==> flow/design.v <==
module tlb
(
    input  wire                      clk,
    input  wire [               18:0] s0_vppn    ,
    input  wire                       s0_va_bit12,
    input  wire [                9:0] s0_asid    ,
    output wire                       s0_found   ,
    output wire [$clog2(16)-1:0] s0_index   ,  
    output wire [               19:0] s0_ppn     ,
    output wire [                5:0] s0_ps      ,
    output wire [                1:0] s0_plv     ,
    output wire [                1:0] s0_mat     ,
    output wire                       s0_d       ,
    output wire                       s0_v       ,
    input  wire [               18:0] s1_vppn    ,
    input  wire                       s1_va_bit12,
    input  wire [                9:0] s1_asid    ,
    output wire                       s1_found   ,
    output wire [$clog2(16)-1:0] s1_index   ,
    output wire [               19:0] s1_ppn     ,
    output wire [                5:0] s1_ps      ,
    output wire [                1:0] s1_plv     ,
    output wire [                1:0] s1_mat     ,
    output wire                       s1_d       ,
    output wire                       s1_v       ,
    input  wire                      invtlb_valid,
    input  wire [               4:0] invtlb_op   ,
    input  wire                       we     ,
    input  wire [$clog2(16)-1:0] w_index,
    input  wire                       w_e    ,
    input  wire [               18:0] w_vppn ,
    input  wire [                5:0] w_ps   ,
    input  wire [                9:0] w_asid ,
    input  wire                       w_g    ,
    input  wire [               19:0] w_ppn0 ,
    input  wire [                1:0] w_plv0 ,
    input  wire [                1:0] w_mat0 ,
    input  wire                       w_d0   ,
    input  wire                       w_v0   ,
    input  wire [               19:0] w_ppn1 ,
    input  wire [                1:0] w_plv1 ,
    input  wire [                1:0] w_mat1 ,
    input  wire                       w_d1   ,
    input  wire                       w_v1   ,
    input  wire [$clog2(16)-1:0] r_index,
    output wire                       r_e    ,
    output wire [               18:0] r_vppn ,
    output wire [                5:0] r_ps   ,
    output wire [                9:0] r_asid ,
    output wire                       r_g    ,
    output wire [               19:0] r_ppn0 ,
    output wire [                1:0] r_plv0 ,
    output wire [                1:0] r_mat0 ,
    output wire                       r_d0   ,
    output wire                       r_v0   ,
    output wire [               19:0] r_ppn1 ,
    output wire [                1:0] r_plv1 ,
    output wire [                1:0] r_mat1 ,
    output wire                       r_d1   ,
    output wire                       r_v1
);
reg  [16-1:0] tlb_e                     ;
reg  [16-1:0] tlb_ps2MB                 ;  
reg  [        5:0] tlb_ps       [16-1:0];
reg  [       18:0] tlb_vppn     [16-1:0];
reg  [        9:0] tlb_asid     [16-1:0];
reg                tlb_g        [16-1:0];
reg  [       19:0] tlb_ppn0     [16-1:0];
reg  [        1:0] tlb_plv0     [16-1:0];
reg  [        1:0] tlb_mat0     [16-1:0];
reg                tlb_d0       [16-1:0];
reg                tlb_v0       [16-1:0];
reg  [       19:0] tlb_ppn1     [16-1:0];
reg  [        1:0] tlb_plv1     [16-1:0];
reg  [        1:0] tlb_mat1     [16-1:0];
reg                tlb_d1       [16-1:0];
reg                tlb_v1       [16-1:0];
wire [       15:0] match0                    ;
wire [       15:0] match1                    ;
assign match0[ 0] = (s0_vppn[18:9]==tlb_vppn[ 0][18:9])
                 && (tlb_ps2MB[ 0] || s0_vppn[8:0]==tlb_vppn[ 0][8:0])
                 && ((s0_asid==tlb_asid[ 0]) || tlb_g[ 0])
                 && tlb_e[0];
assign match0[ 1] = (s0_vppn[18:9]==tlb_vppn[ 1][18:9])
                 && (tlb_ps2MB[ 1] || s0_vppn[8:0]==tlb_vppn[ 1][8:0])
                 && ((s0_asid==tlb_asid[ 1]) || tlb_g[ 1])
                 && tlb_e[1];
assign match0[ 2] = (s0_vppn[18:9]==tlb_vppn[ 2][18:9])
                 && (tlb_ps2MB[ 2] || s0_vppn[8:0]==tlb_vppn[ 2][8:0])
                 && ((s0_asid==tlb_asid[ 2]) || tlb_g[ 2])
                 && tlb_e[2];
assign match0[ 3] = (s0_vppn[18:9]==tlb_vppn[ 3][18:9])
                 && (tlb_ps2MB[ 3] || s0_vppn[8:0]==tlb_vppn[ 3][8:0])
                 && ((s0_asid==tlb_asid[ 3]) || tlb_g[ 3])
                 && tlb_e[3];
assign match0[ 4] = (s0_vppn[18:9]==tlb_vppn[ 4][18:9])
                 && (tlb_ps2MB[ 4] || s0_vppn[8:0]==tlb_vppn[ 4][8:0])
                 && ((s0_asid==tlb_asid[ 4]) || tlb_g[ 4])
                 && tlb_e[4];
assign match0[ 5] = (s0_vppn[18:9]==tlb_vppn[ 5][18:9])
                 && (tlb_ps2MB[ 5] || s0_vppn[8:0]==tlb_vppn[ 5][8:0])
                 && ((s0_asid==tlb_asid[ 5]) || tlb_g[ 5])
                 && tlb_e[5];
assign match0[ 6] = (s0_vppn[18:9]==tlb_vppn[ 6][18:9])
                 && (tlb_ps2MB[ 6] || s0_vppn[8:0]==tlb_vppn[ 6][8:0])
                 && ((s0_asid==tlb_asid[ 6]) || tlb_g[ 6])
                 && tlb_e[6];
assign match0[ 7] = (s0_vppn[18:9]==tlb_vppn[ 7][18:9])
                 && (tlb_ps2MB[ 7] || s0_vppn[8:0]==tlb_vppn[ 7][8:0])
                 && ((s0_asid==tlb_asid[ 7]) || tlb_g[ 7])
                 && tlb_e[7];
assign match0[ 8] = (s0_vppn[18:9]==tlb_vppn[ 8][18:9])
                 && (tlb_ps2MB[ 8] || s0_vppn[8:0]==tlb_vppn[ 8][8:0])
                 && ((s0_asid==tlb_asid[ 8]) || tlb_g[ 8])
                 && tlb_e[8];
assign match0[ 9] = (s0_vppn[18:9]==tlb_vppn[ 9][18:9])
                 && (tlb_ps2MB[ 9] || s0_vppn[8:0]==tlb_vppn[ 9][8:0])
                 && ((s0_asid==tlb_asid[ 9]) || tlb_g[ 9])
                 && tlb_e[9];
assign match0[10] = (s0_vppn[18:9]==tlb_vppn[10][18:9])
                 && (tlb_ps2MB[10] || s0_vppn[8:0]==tlb_vppn[10][8:0])
                 && ((s0_asid==tlb_asid[10]) || tlb_g[10])
                 && tlb_e[10];
assign match0[11] = (s0_vppn[18:9]==tlb_vppn[11][18:9])
                 && (tlb_ps2MB[11] || s0_vppn[8:0]==tlb_vppn[11][8:0])
                 && ((s0_asid==tlb_asid[11]) || tlb_g[11])
                 && tlb_e[11];
assign match0[12] = (s0_vppn[18:9]==tlb_vppn[12][18:9])
                 && (tlb_ps2MB[12] || s0_vppn[8:0]==tlb_vppn[12][8:0])
                 && ((s0_asid==tlb_asid[12]) || tlb_g[12])
                 && tlb_e[12];
assign match0[13] = (s0_vppn[18:9]==tlb_vppn[13][18:9])
                 && (tlb_ps2MB[13] || s0_vppn[8:0]==tlb_vppn[13][8:0])
                 && ((s0_asid==tlb_asid[13]) || tlb_g[13])
                 && tlb_e[13];
assign match0[14] = (s0_vppn[18:9]==tlb_vppn[14][18:9])
                 && (tlb_ps2MB[14] || s0_vppn[8:0]==tlb_vppn[14][8:0])
                 && ((s0_asid==tlb_asid[14]) || tlb_g[14])
                 && tlb_e[14];
assign match0[15] = (s0_vppn[18:9]==tlb_vppn[15][18:9])
                 && (tlb_ps2MB[15] || s0_vppn[8:0]==tlb_vppn[15][8:0])
                 && ((s0_asid==tlb_asid[15]) || tlb_g[15])
                 && tlb_e[15];
assign match1[ 0] = (s1_vppn[18:9]==tlb_vppn[ 0][18:9])
                 && (tlb_ps2MB[ 0] || s1_vppn[8:0]==tlb_vppn[ 0][8:0])
                 && ((s1_asid==tlb_asid[ 0]) || tlb_g[ 0])
                 && tlb_e[0];
assign match1[ 1] = (s1_vppn[18:9]==tlb_vppn[ 1][18:9])
                 && (tlb_ps2MB[ 1] || s1_vppn[8:0]==tlb_vppn[ 1][8:0])
                 && ((s1_asid==tlb_asid[ 1]) || tlb_g[ 1])
                 && tlb_e[1];
assign match1[ 2] = (s1_vppn[18:9]==tlb_vppn[ 2][18:9])
                 && (tlb_ps2MB[ 2] || s1_vppn[8:0]==tlb_vppn[ 2][8:0])
                 && ((s1_asid==tlb_asid[ 2]) || tlb_g[ 2])
                 && tlb_e[2];
assign match1[ 3] = (s1_vppn[18:9]==tlb_vppn[ 3][18:9])
                 && (tlb_ps2MB[ 3] || s1_vppn[8:0]==tlb_vppn[ 3][8:0])
                 && ((s1_asid==tlb_asid[ 3]) || tlb_g[ 3])
                 && tlb_e[3];
assign match1[ 4] = (s1_vppn[18:9]==tlb_vppn[ 4][18:9])
                 && (tlb_ps2MB[ 4] || s1_vppn[8:0]==tlb_vppn[ 4][8:0])
                 && ((s1_asid==tlb_asid[ 4]) || tlb_g[ 4])
                 && tlb_e[4];
assign match1[ 5] = (s1_vppn[18:9]==tlb_vppn[ 5][18:9])
                 && (tlb_ps2MB[ 5] || s1_vppn[8:0]==tlb_vppn[ 5][8:0])
                 && ((s1_asid==tlb_asid[ 5]) || tlb_g[ 5])
                 && tlb_e[5];
assign match1[ 6] = (s1_vppn[18:9]==tlb_vppn[ 6][18:9])
                 && (tlb_ps2MB[ 6] || s1_vppn[8:0]==tlb_vppn[ 6][8:0])
                 && ((s1_asid==tlb_asid[ 6]) || tlb_g[ 6])
                 && tlb_e[6];
assign match1[ 7] = (s1_vppn[18:9]==tlb_vppn[ 7][18:9])
                 && (tlb_ps2MB[ 7] || s1_vppn[8:0]==tlb_vppn[ 7][8:0])
                 && ((s1_asid==tlb_asid[ 7]) || tlb_g[ 7])
                 && tlb_e[7];
assign match1[ 8] = (s1_vppn[18:9]==tlb_vppn[ 8][18:9])
                 && (tlb_ps2MB[ 8] || s1_vppn[8:0]==tlb_vppn[ 8][8:0])
                 && ((s1_asid==tlb_asid[ 8]) || tlb_g[ 8])
                 && tlb_e[8];
assign match1[ 9] = (s1_vppn[18:9]==tlb_vppn[ 9][18:9])
                 && (tlb_ps2MB[ 9] || s1_vppn[8:0]==tlb_vppn[ 9][8:0])
                 && ((s1_asid==tlb_asid[ 9]) || tlb_g[ 9])
                 && tlb_e[9];
assign match1[10] = (s1_vppn[18:9]==tlb_vppn[10][18:9])
                 && (tlb_ps2MB[10] || s1_vppn[8:0]==tlb_vppn[10][8:0])
                 && ((s1_asid==tlb_asid[10]) || tlb_g[10])
                 && tlb_e[10];
assign match1[11] = (s1_vppn[18:9]==tlb_vppn[11][18:9])
                 && (tlb_ps2MB[11] || s1_vppn[8:0]==tlb_vppn[11][8:0])
                 && ((s1_asid==tlb_asid[11]) || tlb_g[11])
                 && tlb_e[11];
assign match1[12] = (s1_vppn[18:9]==tlb_vppn[12][18:9])
                 && (tlb_ps2MB[12] || s1_vppn[8:0]==tlb_vppn[12][8:0])
                 && ((s1_asid==tlb_asid[12]) || tlb_g[12])
                 && tlb_e[12];
assign match1[13] = (s1_vppn[18:9]==tlb_vppn[13][18:9])
                 && (tlb_ps2MB[13] || s1_vppn[8:0]==tlb_vppn[13][8:0])
                 && ((s1_asid==tlb_asid[13]) || tlb_g[13])
                 && tlb_e[13];
assign match1[14] = (s1_vppn[18:9]==tlb_vppn[14][18:9])
                 && (tlb_ps2MB[14] || s1_vppn[8:0]==tlb_vppn[14][8:0])
                 && ((s1_asid==tlb_asid[14]) || tlb_g[14])
                 && tlb_e[14];
assign match1[15] = (s1_vppn[18:9]==tlb_vppn[15][18:9])
                 && (tlb_ps2MB[15] || s1_vppn[8:0]==tlb_vppn[15][8:0])
                 && ((s1_asid==tlb_asid[15]) || tlb_g[15])
                 && tlb_e[15];
assign s0_found     = match0[ 0] | match0[ 1] | match0[ 2] | match0[ 3]
                    | match0[ 4] | match0[ 5] | match0[ 6] | match0[ 7]
                    | match0[ 8] | match0[ 9] | match0[10] | match0[11]
                    | match0[12] | match0[13] | match0[14] | match0[15];
assign s0_index     = s0_found ? (match0[ 0] ? 4'h0 : (match0[ 1] ? 4'h1 : (
                                  match0[ 2] ? 4'h2 : (match0[ 3] ? 4'h3 : (
                                  match0[ 4] ? 4'h4 : (match0[ 5] ? 4'h5 : (
                                  match0[ 6] ? 4'h6 : (match0[ 7] ? 4'h7 : (
                                  match0[ 8] ? 4'h8 : (match0[ 9] ? 4'h9 : (
                                  match0[10] ? 4'ha : (match0[11] ? 4'hb : (
                                  match0[12] ? 4'hc : (match0[13] ? 4'hd : (
                                  match0[14] ? 4'he : (match0[15] ? 4'hf : 4'hx
                                  )))))))))))))))) : 4'hx;
wire even_or_odd0 = tlb_ps2MB[s0_index] ? s0_vppn[8] : s0_va_bit12;
assign s0_ppn		= s0_found ? (even_or_odd0 ? tlb_ppn1[s0_index] : tlb_ppn0[s0_index])
 :
								 20'hxxx;
assign s0_ps        =   tlb_ps[s0_index]  ;
assign s0_plv       =   even_or_odd0 ? tlb_plv1[s0_index] : tlb_plv0[s0_index];
assign s0_mat       =   even_or_odd0 ? tlb_mat1[s0_index] : tlb_mat0[s0_index];
assign s0_d         =   even_or_odd0 ? tlb_d1[s0_index] : tlb_d0[s0_index];
assign s0_v         =   even_or_odd0 ? tlb_v1[s0_index] : tlb_v0[s0_index];
assign s1_found     = match1[ 0] | match1[ 1] | match1[ 2] | match1[ 3]
                    | match1[ 4] | match1[ 5] | match1[ 6] | match1[ 7]
                    | match1[ 8] | match1[ 9] | match1[10] | match1[11]
                    | match1[12] | match1[13] | match1[14] | match1[15];
assign s1_index     = s1_found ? (match1[ 0] ? 4'h0 : (match1[ 1] ? 4'h1 : (
                                  match1[ 2] ? 4'h2 : (match1[ 3] ? 4'h3 : (
                                  match1[ 4] ? 4'h4 : (match1[ 5] ? 4'h5 : (
                                  match1[ 6] ? 4'h6 : (match1[ 7] ? 4'h7 : (
                                  match1[ 8] ? 4'h8 : (match1[ 9] ? 4'h9 : (
                                  match1[10] ? 4'ha : (match1[11] ? 4'hb : (
                                  match1[12] ? 4'hc : (match1[13] ? 4'hd : (
                                  match1[14] ? 4'he : (match1[15] ? 4'hf : 4'hx
                                  )))))))))))))))) : 4'hx;
wire even_or_odd1 = tlb_ps2MB[s1_index] ? s1_vppn[8] : s1_va_bit12;
assign s1_ppn		= s1_found ? (even_or_odd1 ? tlb_ppn1[s1_index] : tlb_ppn0[s1_index])
 :
								 20'hxxx;
assign s1_ps        =   tlb_ps[s1_index]  ;
assign s1_plv       =   even_or_odd1 ? tlb_plv1[s1_index] : tlb_plv0[s1_index];
assign s1_mat       =   even_or_odd1 ? tlb_mat1[s1_index] : tlb_mat0[s1_index];
assign s1_d         =   even_or_odd1 ? tlb_d1[s1_index] : tlb_d0[s1_index];
assign s1_v         =   even_or_odd1 ? tlb_v1[s1_index] : tlb_v0[s1_index];
integer i;
always @(posedge clk) begin
    if(invtlb_valid) begin
        if(invtlb_op == 5'b00000||invtlb_op == 5'b00001) begin
            for(i = 0; i < 16; i = i+1) begin
                tlb_e[i] <= 1'b0;
            end
        end
        else if(invtlb_op == 5'b00010) begin
            for(i = 0; i < 16; i = i+1) begin
                if(tlb_g[i] == 1'b1) begin
                    tlb_e[i] <= 1'b0;
                end
            end
        end
        else if(invtlb_op == 5'b00011) begin
            for(i = 0; i < 16; i = i+1) begin
                if(tlb_g[i]==1'b0) begin
                    tlb_e[i] <= 1'b0;
                end
            end
        end
        else if(invtlb_op == 5'b00100) begin
            for(i = 0; i < 16; i = i+1) begin
                if(tlb_g[i]==1'b0 && tlb_asid[i]==s1_asid) begin
                    tlb_e[i] <= 1'b0;
                end
            end
        end
        else if(invtlb_op == 5'b00101) begin
            for(i = 0; i < 16; i = i+1) begin
                if(tlb_g[i]==1'b0 && tlb_asid[i]==s1_asid && tlb_vppn[i][18:9]==s1_vppn[18:9] && (tlb_ps2MB[i] || s1_vppn[8:0] == tlb_vppn[i][8:0])) begin
                    tlb_e[i] <= 1'b0;
                end
            end
        end
        else if(invtlb_op == 5'b00110) begin
            for(i = 0; i < 16; i = i+1) begin
                if((tlb_g[i]==1'b1 || tlb_asid[i]==s1_asid) && tlb_vppn[i][18:9]==s1_vppn[18:9] && (tlb_ps2MB[i] || s1_vppn[8:0] == tlb_vppn[i][8:0])) begin
                    tlb_e[i] <= 1'b0;
                end
            end
        end
    end
    if(we) begin
        tlb_e[w_index]       <= w_e                    ;
        tlb_ps[w_index]      <= w_ps                   ;
        tlb_ps2MB[w_index]   <= (w_ps == 6'h15) ? 1 : 0; 
        tlb_vppn[w_index]    <= w_vppn                 ;
        tlb_asid[w_index]    <= w_asid                 ;
        tlb_g[w_index]       <= w_g                    ;
        tlb_ppn0[w_index]    <= w_ppn0                 ;
        tlb_plv0[w_index]    <= w_plv0                 ;
        tlb_mat0[w_index]    <= w_mat0                 ;
        tlb_d0[w_index]      <= w_d0                   ;
        tlb_v0[w_index]      <= w_v0                   ;
        tlb_ppn1[w_index]    <= w_ppn1                 ;
        tlb_plv1[w_index]    <= w_plv1                 ;
        tlb_mat1[w_index]    <= w_mat1                 ;
        tlb_d1[w_index]      <= w_d1                   ;
        tlb_v1[w_index]      <= w_v1                   ;
    end
end
assign r_e      = tlb_e[r_index]   ;
assign r_vppn   = tlb_vppn[r_index];
assign r_ps     = tlb_ps[r_index]  ;
assign r_asid   = tlb_asid[r_index];
assign r_g      = tlb_g[r_index]   ;
assign r_ppn0   = tlb_ppn0[r_index];
assign r_plv0   = tlb_plv0[r_index];
assign r_mat0   = tlb_mat0[r_index];
assign r_d0     = tlb_d0[r_index]  ;
assign r_v0     = tlb_v0[r_index]  ;
assign r_ppn1   = tlb_ppn1[r_index];
assign r_plv1   = tlb_plv1[r_index];
assign r_mat1   = tlb_mat1[r_index];
assign r_d1     = tlb_d1[r_index]  ;
assign r_v1     = tlb_v1[r_index]  ;
endmodule
### Tool chain data of tlb

Each step is given for the RTL above and for the edited RTL.
"unedited" refers to lines of the RTL above, "edited" to lines of the edited file.
"difference" is "edited" less "unedited", of the values as shown; "rel. change" is that difference over "unedited", in percent.
Cell names lack the library's common part.
A cell with n/a has no value.

| set-up | value |
|---|---|
| top | tlb |
| clock port | clk |
| standard-cell library | sky130hd |
| corner | tt_025C_1v80 |

### Diff

The edit as a unified diff against the file above.
A script made this edit; it was not meant as an optimisation.

```diff
@@ -73,5 +73,5 @@
 reg  [       19:0] tlb_ppn1     [16-1:0];
 reg  [        1:0] tlb_plv1     [16-1:0];
-reg  [        1:0] tlb_mat1     [16-1:0];
+reg  [        2:0] tlb_mat1     [16-1:0];
 reg                tlb_d1       [16-1:0];
 reg                tlb_v1       [16-1:0];
```

### Word level

Yosys after proc, flatten, opt, wreduce and memory -nomap, before mapping. Enables and synchronous resets that opt folds into registers are not counted as muxes. Memory bits, and registers merged into a memory's read port (data or address), are not among the register bits. Print and check cells are not counted.
Memory sizes are those after Yosys's memory passes, which may raise the word count (mostly to a power of two), join words into wider ones and drop unused or constant bits.

Operators by class:

| element | unedited | edited | difference | rel. change (%) |
|---|---|---|---|---|
| $add $sub $neg | 1 | 1 | 0 | 0.00 |
| equal/unequal tests | 135 | 135 | 0 | 0.00 |
| shifts and indexed selects | 7 | 7 | 0 | 0.00 |
| multiplexer cells | 243 | 243 | 0 | 0.00 |
| bitwise gates (word level) | 52 | 52 | 0 | 0.00 |
| reductions and logical operators | 258 | 258 | 0 | 0.00 |

Operator list:

| kind | unedited | edited | difference | rel. change (%) |
|---|---|---|---|---|
| 2-bit two-way mux | 8 | 7 | -1 | -12.50 |
| 3-bit two-way mux | 0 | 1 | +1 | n/a |
| 1-bit two-way mux | 189 | 189 | 0 | 0.00 |
| 1-bit logical AND | 176 | 176 | 0 | 0.00 |
| 10-bit equality test | 96 | 96 | 0 | 0.00 |
| 1-bit logical OR | 81 | 81 | 0 | 0.00 |
| 4-bit two-way mux | 35 | 35 | 0 | 0.00 |
| 9-bit equality test | 32 | 32 | 0 | 0.00 |
| 1-bit bitwise OR | 30 | 30 | 0 | 0.00 |
| 1-bit inverter | 16 | 16 | 0 | 0.00 |
| 20-bit two-way mux | 6 | 6 | 0 | 0.00 |
| 5-bit by 3-bit equality test with 1-bit output (second input constant) | 3 | 3 | 0 | 0.00 |
| 16-bit by 4-bit variable part select with 1-bit output | 3 | 3 | 0 | 0.00 |
| 16-bit AND | 2 | 2 | 0 | 0.00 |
| 5-bit by 2-bit equality test with 1-bit output (second input constant) | 2 | 2 | 0 | 0.00 |
| 16-bit two-way mux | 2 | 2 | 0 | 0.00 |
| 16-bit inverter | 2 | 2 | 0 | 0.00 |
| 16-bit bitwise OR | 2 | 2 | 0 | 0.00 |
| 1-bit by 5-bit variable shift with 16-bit output | 2 | 2 | 0 | 0.00 |
| 1-bit by 5-bit variable shift with 16-bit output (first input constant) | 2 | 2 | 0 | 0.00 |
| 5-bit by 1-bit equality test with 1-bit output (second input constant) | 1 | 1 | 0 | 0.00 |
| 6-bit by 5-bit equality test with 1-bit output (second input constant) | 1 | 1 | 0 | 0.00 |
| 5-bit zero test | 1 | 1 | 0 | 0.00 |
| 10-bit two-way mux | 1 | 1 | 0 | 0.00 |
| 19-bit two-way mux | 1 | 1 | 0 | 0.00 |
| 6-bit two-way mux | 1 | 1 | 0 | 0.00 |
| 4-bit negation with 5-bit output | 1 | 1 | 0 | 0.00 |

Word-level totals:

| element | unedited | edited | difference | rel. change (%) |
|---|---|---|---|---|
| register bits after elaboration | 32 | 32 | 0 | 0.00 |
| bits in writable memories | 1408 | 1424 | +16 | +1.14 |
| memories kept | 14 | 14 | 0 | 0.00 |
| output and inout bits | 163 | 163 | 0 | 0.00 |
| word-level cells | 712 | 712 | 0 | 0.00 |

### Logic depth

Longest topological path by Yosys (ltp), each cell counted once; first at word level (registers and memories cut), then after technology mapping (sequential cells cut; the memories' decode and read muxes count).

Logic depth:

| element | unedited | edited | difference | rel. change (%) |
|---|---|---|---|---|
| depth in word-level cells | 26 | 26 | 0 | 0.00 |
| ABC_AREA | 0 | 0 | n/a | n/a |
| gate-level depth with buffers | 19 | 19 | 0 | 0.00 |

### After synthesis

Yosys stat after the flow's synthesis: flattened, memories mapped to cells. It holds for the ABC_AREA given above (unset counts as 0); a run with the other value may have another netlist.

Mapped netlist:

| element | unedited | edited | difference | rel. change (%) |
|---|---|---|---|---|
| cell count | 6385 | 6712 | +327 | +5.12 |
| mapped area (um^2) | 85096.6 | 86197.7 | +1101.1 | +1.29 |
| sequential part of the area (um^2) | 43081.3 | 43081.3 | 0.0 | 0.00 |
| flip-flop cells | 1440 | 1440 | 0 | 0.00 |
| buffers | 493 | 548 | +55 | +11.16 |

Cells by type:

| cell type | unedited | edited | difference | rel. change (%) |
|---|---|---|---|---|
| mux2i_1 | 923 | 633 | -290 | -31.42 |
| a211oi_1 | 117 | 348 | +231 | +197.44 |
| nand3_1 | 50 | 229 | +179 | +358.00 |
| and2_1 | 27 | 153 | +126 | +466.67 |
| a21oi_1 | 73 | 184 | +111 | +152.05 |
| o21ai_0 | 306 | 212 | -94 | -30.72 |
| and3_1 | 95 | 27 | -68 | -71.58 |
| o22ai_1 | 66 | 10 | -56 | -84.85 |
| o211ai_1 | 10 | 57 | +47 | +470.00 |
| nor2_1 | 123 | 79 | -44 | -35.77 |
| nand2_1 | 551 | 593 | +42 | +7.62 |
| clkbuf_1 | 229 | 266 | +37 | +16.16 |
| a31oi_1 | 28 | 64 | +36 | +128.57 |
| o31ai_1 | 4 | 31 | +27 | +675.00 |
| xnor2_1 | 340 | 366 | +26 | +7.65 |
| xor2_1 | 590 | 567 | -23 | -3.90 |
| buf_1 | 50 | 70 | +20 | +40.00 |
| mux2_4 | 0 | 20 | +20 | n/a |

The list need not be complete.

### Timing after synthesis

Source: OpenSTA report_checks on the synthesized netlist (no wires, ideal clock, input and output delay 20% of the period each), path of least setup slack; recovery checks are left aside. Register names are those of the netlist, which keeps one name where synthesis merged equal registers.

Timing path post-synthesis:

| element | unedited | edited | difference | rel. change (%) |
|---|---|---|---|---|
| path kind | input port to flip-flop | input port to flip-flop | n/a | n/a |
| start point | input w_index[0] | input w_index[0] | n/a | n/a |
| end point | memory tlb_asid[0][0] | memory tlb_asid[0][0] | n/a | n/a |
| period (ns) | 10.0 | 10.0 | 0.0 | 0.00 |
| input delay (ns) | 2.000 | 2.000 | 0.000 | 0.00 |
| library setup time (ns) | 0.647 | 0.642 | -0.005 | n/a |
| launch time at the first pin (ns) | 2.000 | 2.000 | 0.000 | 0.00 |
| data arrival time (ns) | 8.946 | 8.549 | -0.397 | -4.44 |
| path slack (ns) | 0.407 | 0.808 | +0.401 | n/a |
| path delay (ns) | 7.593 | 7.191 | -0.402 | -5.29 |
| driving pins on the path | 6 | 5 | -1 | -16.67 |
| synthesis period reached (ns) | 9.593 | 9.192 | -0.401 | -4.18 |

"path delay" is the arrival time less input delay plus setup time.
"driving pins on the path" counts driving pins, that of a launching flip-flop among them; a cell with two outputs on the path counts twice.
"synthesis period reached" is the clock period less the worst setup slack; recovery checks do not enter. This is arithmetic on one report: input and output delays are still those of the set period (20% each).
The rows between start and end are the longest chain of elaborated cells between them; the timing report does not say that the signal goes this way. Where chains are equally long, one stands for them.
A line is the first line of the expression or statement that the cell stems from. Yosys adds cells for indexed reads and writes and turns some case tables into memories.

| between the ends, post-synthesis, unedited | value |
|---|---|
| cell sequence | clkbuf_1 -> inv_1 -> ha_1 -> clkbuf_1 -> nand2_1 -> nor3_1 |
| length of the longest elaborated chain | 1 |

Ends and longest elaborated chain, post-synthesis, unedited:

| element | RTL line | source |
|---|---|---|
| start, declared | 29 | `input  wire [$clog2(16)-1:0] w_index,` |
| 4-bit two-way mux | 296 | `if(we) begin` |
| end, declared | 66 | `reg  [        9:0] tlb_asid     [16-1:0];` |

| between the ends, post-synthesis, edited | value |
|---|---|
| cell sequence | inv_1 -> ha_1 -> clkbuf_1 -> nand2_1 -> nor3_1 |
| length of the longest elaborated chain | 1 |

Ends and longest elaborated chain, post-synthesis, edited:

| element | RTL line | source |
|---|---|---|
| start, declared | 29 | `input  wire [$clog2(16)-1:0] w_index,` |
| 4-bit two-way mux | 296 | `if(we) begin` |
| end, declared | 66 | `reg  [        9:0] tlb_asid     [16-1:0];` |

### Worst path after layout

Path of least setup slack in the final report of the runs of set A (OpenROAD, finished layout, wires in). Where an end is a register, its clock arrival counts in the times.

Timing path after layout:

| element | unedited | edited | difference | rel. change (%) |
|---|---|---|---|---|
| path kind | input port to output port | input port to output port | n/a | n/a |
| start point | input s1_vppn[14] | input s1_asid[7] | n/a | n/a |
| end point | output s1_ppn[7] | output s1_ppn[2] | n/a | n/a |
| period (ns) | 10.0 | 10.0 | 0.0 | 0.00 |
| input delay (ns) | 2.00 | 2.00 | 0.00 | 0.00 |
| launch time at the first pin (ns) | 2.00 | 2.00 | 0.00 | 0.00 |
| data arrival time (ns) | 7.73 | 7.71 | -0.02 | -0.26 |
| path slack (ns) | 0.27 | 0.29 | +0.02 | n/a |
| driving pins on the path | 18 | 21 | +3 | +16.67 |

The rows between start and end are the longest chain of elaborated cells between them; the timing report does not say that the signal goes this way. Where chains are equally long, one stands for them.

| between the ends, after layout, unedited | value |
|---|---|
| cell sequence | dlygate4sd2_1 -> buf_4 -> xor2_1 -> nor4_1 -> nand4_1 -> nor4b_4 -> buf_4 -> a21oi_4 -> o41a_1 -> a41oi_4 -> buf_12 -> buf_12 -> buf_12 -> mux2i_1 -> o22ai_1 -> a211oi_1 -> mux2i_1 -> clkdlybuf4s50_1 |
| length of the longest elaborated chain | 25 |

Ends and longest elaborated chain, after layout, unedited:

| element | RTL line | source |
|---|---|---|
| start, declared | 15 | `input  wire [               18:0] s1_vppn    ,` |
| 10-bit equality test | 204 | `assign match1[15] = (s1_vppn[18:9]==tlb_vppn[15][18:9])` |
| 1-bit logical AND (3 in a row) | 204 |  |
| 4-bit two-way mux (2 in a row) | 241 | `match1[14] ? 4'he : (match1[15] ? 4'hf : 4'hx` |
| 4-bit two-way mux (2 in a row) | 240 | `match1[12] ? 4'hc : (match1[13] ? 4'hd : (` |
| 4-bit two-way mux (2 in a row) | 239 | `match1[10] ? 4'ha : (match1[11] ? 4'hb : (` |
| 4-bit two-way mux (2 in a row) | 238 | `match1[ 8] ? 4'h8 : (match1[ 9] ? 4'h9 : (` |
| 4-bit two-way mux (2 in a row) | 237 | `match1[ 6] ? 4'h6 : (match1[ 7] ? 4'h7 : (` |
| 4-bit two-way mux (2 in a row) | 236 | `match1[ 4] ? 4'h4 : (match1[ 5] ? 4'h5 : (` |
| 4-bit two-way mux (2 in a row) | 235 | `match1[ 2] ? 4'h2 : (match1[ 3] ? 4'h3 : (` |
| 4-bit two-way mux (3 in a row) | 234 | `assign s1_index     = s1_found ? (match1[ 0] ? 4'h0 : (match1[ 1] ? 4'h1 : (` |
| 16-bit by 4-bit variable part select with 1-bit output | 243 | `wire even_or_odd1 = tlb_ps2MB[s1_index] ? s1_vppn[8] : s1_va_bit12;` |
| 1-bit two-way mux | 243 |  |
| 20-bit two-way mux (2 in a row) | 244 | `assign s1_ppn = s1_found ? (even_or_odd1 ? tlb_ppn1[s1_index] : tlb_ppn0[s1_index])` |
| end, declared | 20 | `output wire [               19:0] s1_ppn     ,` |

| between the ends, after layout, edited | value |
|---|---|
| cell sequence | clkdlybuf4s50_1 -> buf_4 -> xor2_1 -> nor4_1 -> buf_4 -> a41oi_1 -> nor4_2 -> buf_4 -> a211oi_4 -> o311a_4 -> nor2_4 -> buf_12 -> buf_12 -> mux2i_1 -> mux2i_1 -> mux2i_1 -> o211ai_1 -> o211ai_1 -> o31ai_1 -> buf_4 -> clkdlybuf4s50_1 |
| length of the longest elaborated chain | 25 |

Ends and longest elaborated chain, after layout, edited:

| element | RTL line | source |
|---|---|---|
| start, declared | 17 | `input  wire [                9:0] s1_asid    ,` |
| 10-bit equality test | 206 | `&& ((s1_asid==tlb_asid[15]) \|\| tlb_g[15])` |
| 1-bit logical OR | 206 |  |
| 1-bit logical AND (2 in a row) | 204 | `assign match1[15] = (s1_vppn[18:9]==tlb_vppn[15][18:9])` |
| 4-bit two-way mux (2 in a row) | 241 | `match1[14] ? 4'he : (match1[15] ? 4'hf : 4'hx` |
| 4-bit two-way mux (2 in a row) | 240 | `match1[12] ? 4'hc : (match1[13] ? 4'hd : (` |
| 4-bit two-way mux (2 in a row) | 239 | `match1[10] ? 4'ha : (match1[11] ? 4'hb : (` |
| 4-bit two-way mux (2 in a row) | 238 | `match1[ 8] ? 4'h8 : (match1[ 9] ? 4'h9 : (` |
| 4-bit two-way mux (2 in a row) | 237 | `match1[ 6] ? 4'h6 : (match1[ 7] ? 4'h7 : (` |
| 4-bit two-way mux (2 in a row) | 236 | `match1[ 4] ? 4'h4 : (match1[ 5] ? 4'h5 : (` |
| 4-bit two-way mux (2 in a row) | 235 | `match1[ 2] ? 4'h2 : (match1[ 3] ? 4'h3 : (` |
| 4-bit two-way mux (3 in a row) | 234 | `assign s1_index     = s1_found ? (match1[ 0] ? 4'h0 : (match1[ 1] ? 4'h1 : (` |
| 16-bit by 4-bit variable part select with 1-bit output | 243 | `wire even_or_odd1 = tlb_ps2MB[s1_index] ? s1_vppn[8] : s1_va_bit12;` |
| 1-bit two-way mux | 243 |  |
| 20-bit two-way mux (2 in a row) | 244 | `assign s1_ppn = s1_found ? (even_or_odd1 ? tlb_ppn1[s1_index] : tlb_ppn0[s1_index])` |
| end, declared | 20 | `output wire [               19:0] s1_ppn     ,` |

### Flow runs

Both versions went through the flow (Yosys, OpenROAD) with the same settings in each pair. Constraints: input delay and output delay 20% of the set period each, output load 0.01 pF.

| flow settings, set A | value |
|---|---|
| SETUP_SLACK_MARGIN | 0.3 |
| period_ns | 10.0 |
| CAP_MARGIN | 20 |
| CORE_MARGIN | 2 |
| CORE_UTILIZATION | 40 |
| SLEW_MARGIN | 20 |

Final reports, set A:

| element | unedited | edited | difference | rel. change (%) |
|---|---|---|---|---|
| post-synthesis cell area (um^2) | 85096.6 | 86197.7 | +1101.1 | +1.29 |
| die size (um^2) | 216448.0 | 219225.0 | +2777.0 | +1.28 |
| standard-cell area after routing (um^2) | 100664.0 | 102060.0 | +1396.0 | +1.39 |
| utilization after routing (%) | 47.5 | 47.6 | +0.1 | n/a |
| worst setup slack after layout (ns) | 0.268 | 0.295 | +0.027 | n/a |
| total negative setup slack (ns) | 0.000 | 0.000 | 0.000 | n/a |
| lowest hold slack (ns) | 0.537 | 0.587 | +0.050 | n/a |
| power consumption (mW) | 14.710 | 15.003 | +0.293 | +1.99 |

| flow settings, set B | value |
|---|---|
| CAP_MARGIN | 35 |
| CELL_PAD_IN_SITES_DETAIL_PLACEMENT | 2 |
| CELL_PAD_IN_SITES_GLOBAL_PLACEMENT | 1 |
| CORE_ASPECT_RATIO | 1.18 |
| CORE_UTILIZATION | 37 |
| GPL_ROUTABILITY_DRIVEN | 0 |
| PLACE_DENSITY_LB_ADDON | 0.17 |
| TNS_END_PERCENT | 45 |
| period_ns | 5.93 |
| CORE_MARGIN | 2 |
| SLEW_MARGIN | 20 |

Final reports, set B:

| element | unedited | edited | difference | rel. change (%) |
|---|---|---|---|---|
| post-synthesis cell area (um^2) | 85096.6 | 86197.7 | +1101.1 | +1.29 |
| die size (um^2) | 233857.0 | 236857.0 | +3000.0 | +1.28 |
| standard-cell area after routing (um^2) | 115324.0 | 116922.0 | +1598.0 | +1.39 |
| utilization after routing (%) | 50.3 | 50.4 | +0.1 | n/a |
| worst setup slack after layout (ns) | -1.947 | -1.627 | +0.320 | n/a |
| total negative setup slack (ns) | -108.256 | -89.728 | +18.528 | n/a |
| lowest hold slack (ns) | 0.704 | 0.643 | -0.061 | n/a |
| power consumption (mW) | 26.544 | 26.551 | +0.007 | +0.03 |

"power consumption" rests on the timing tool's default activity at the inputs, not on a simulated workload.
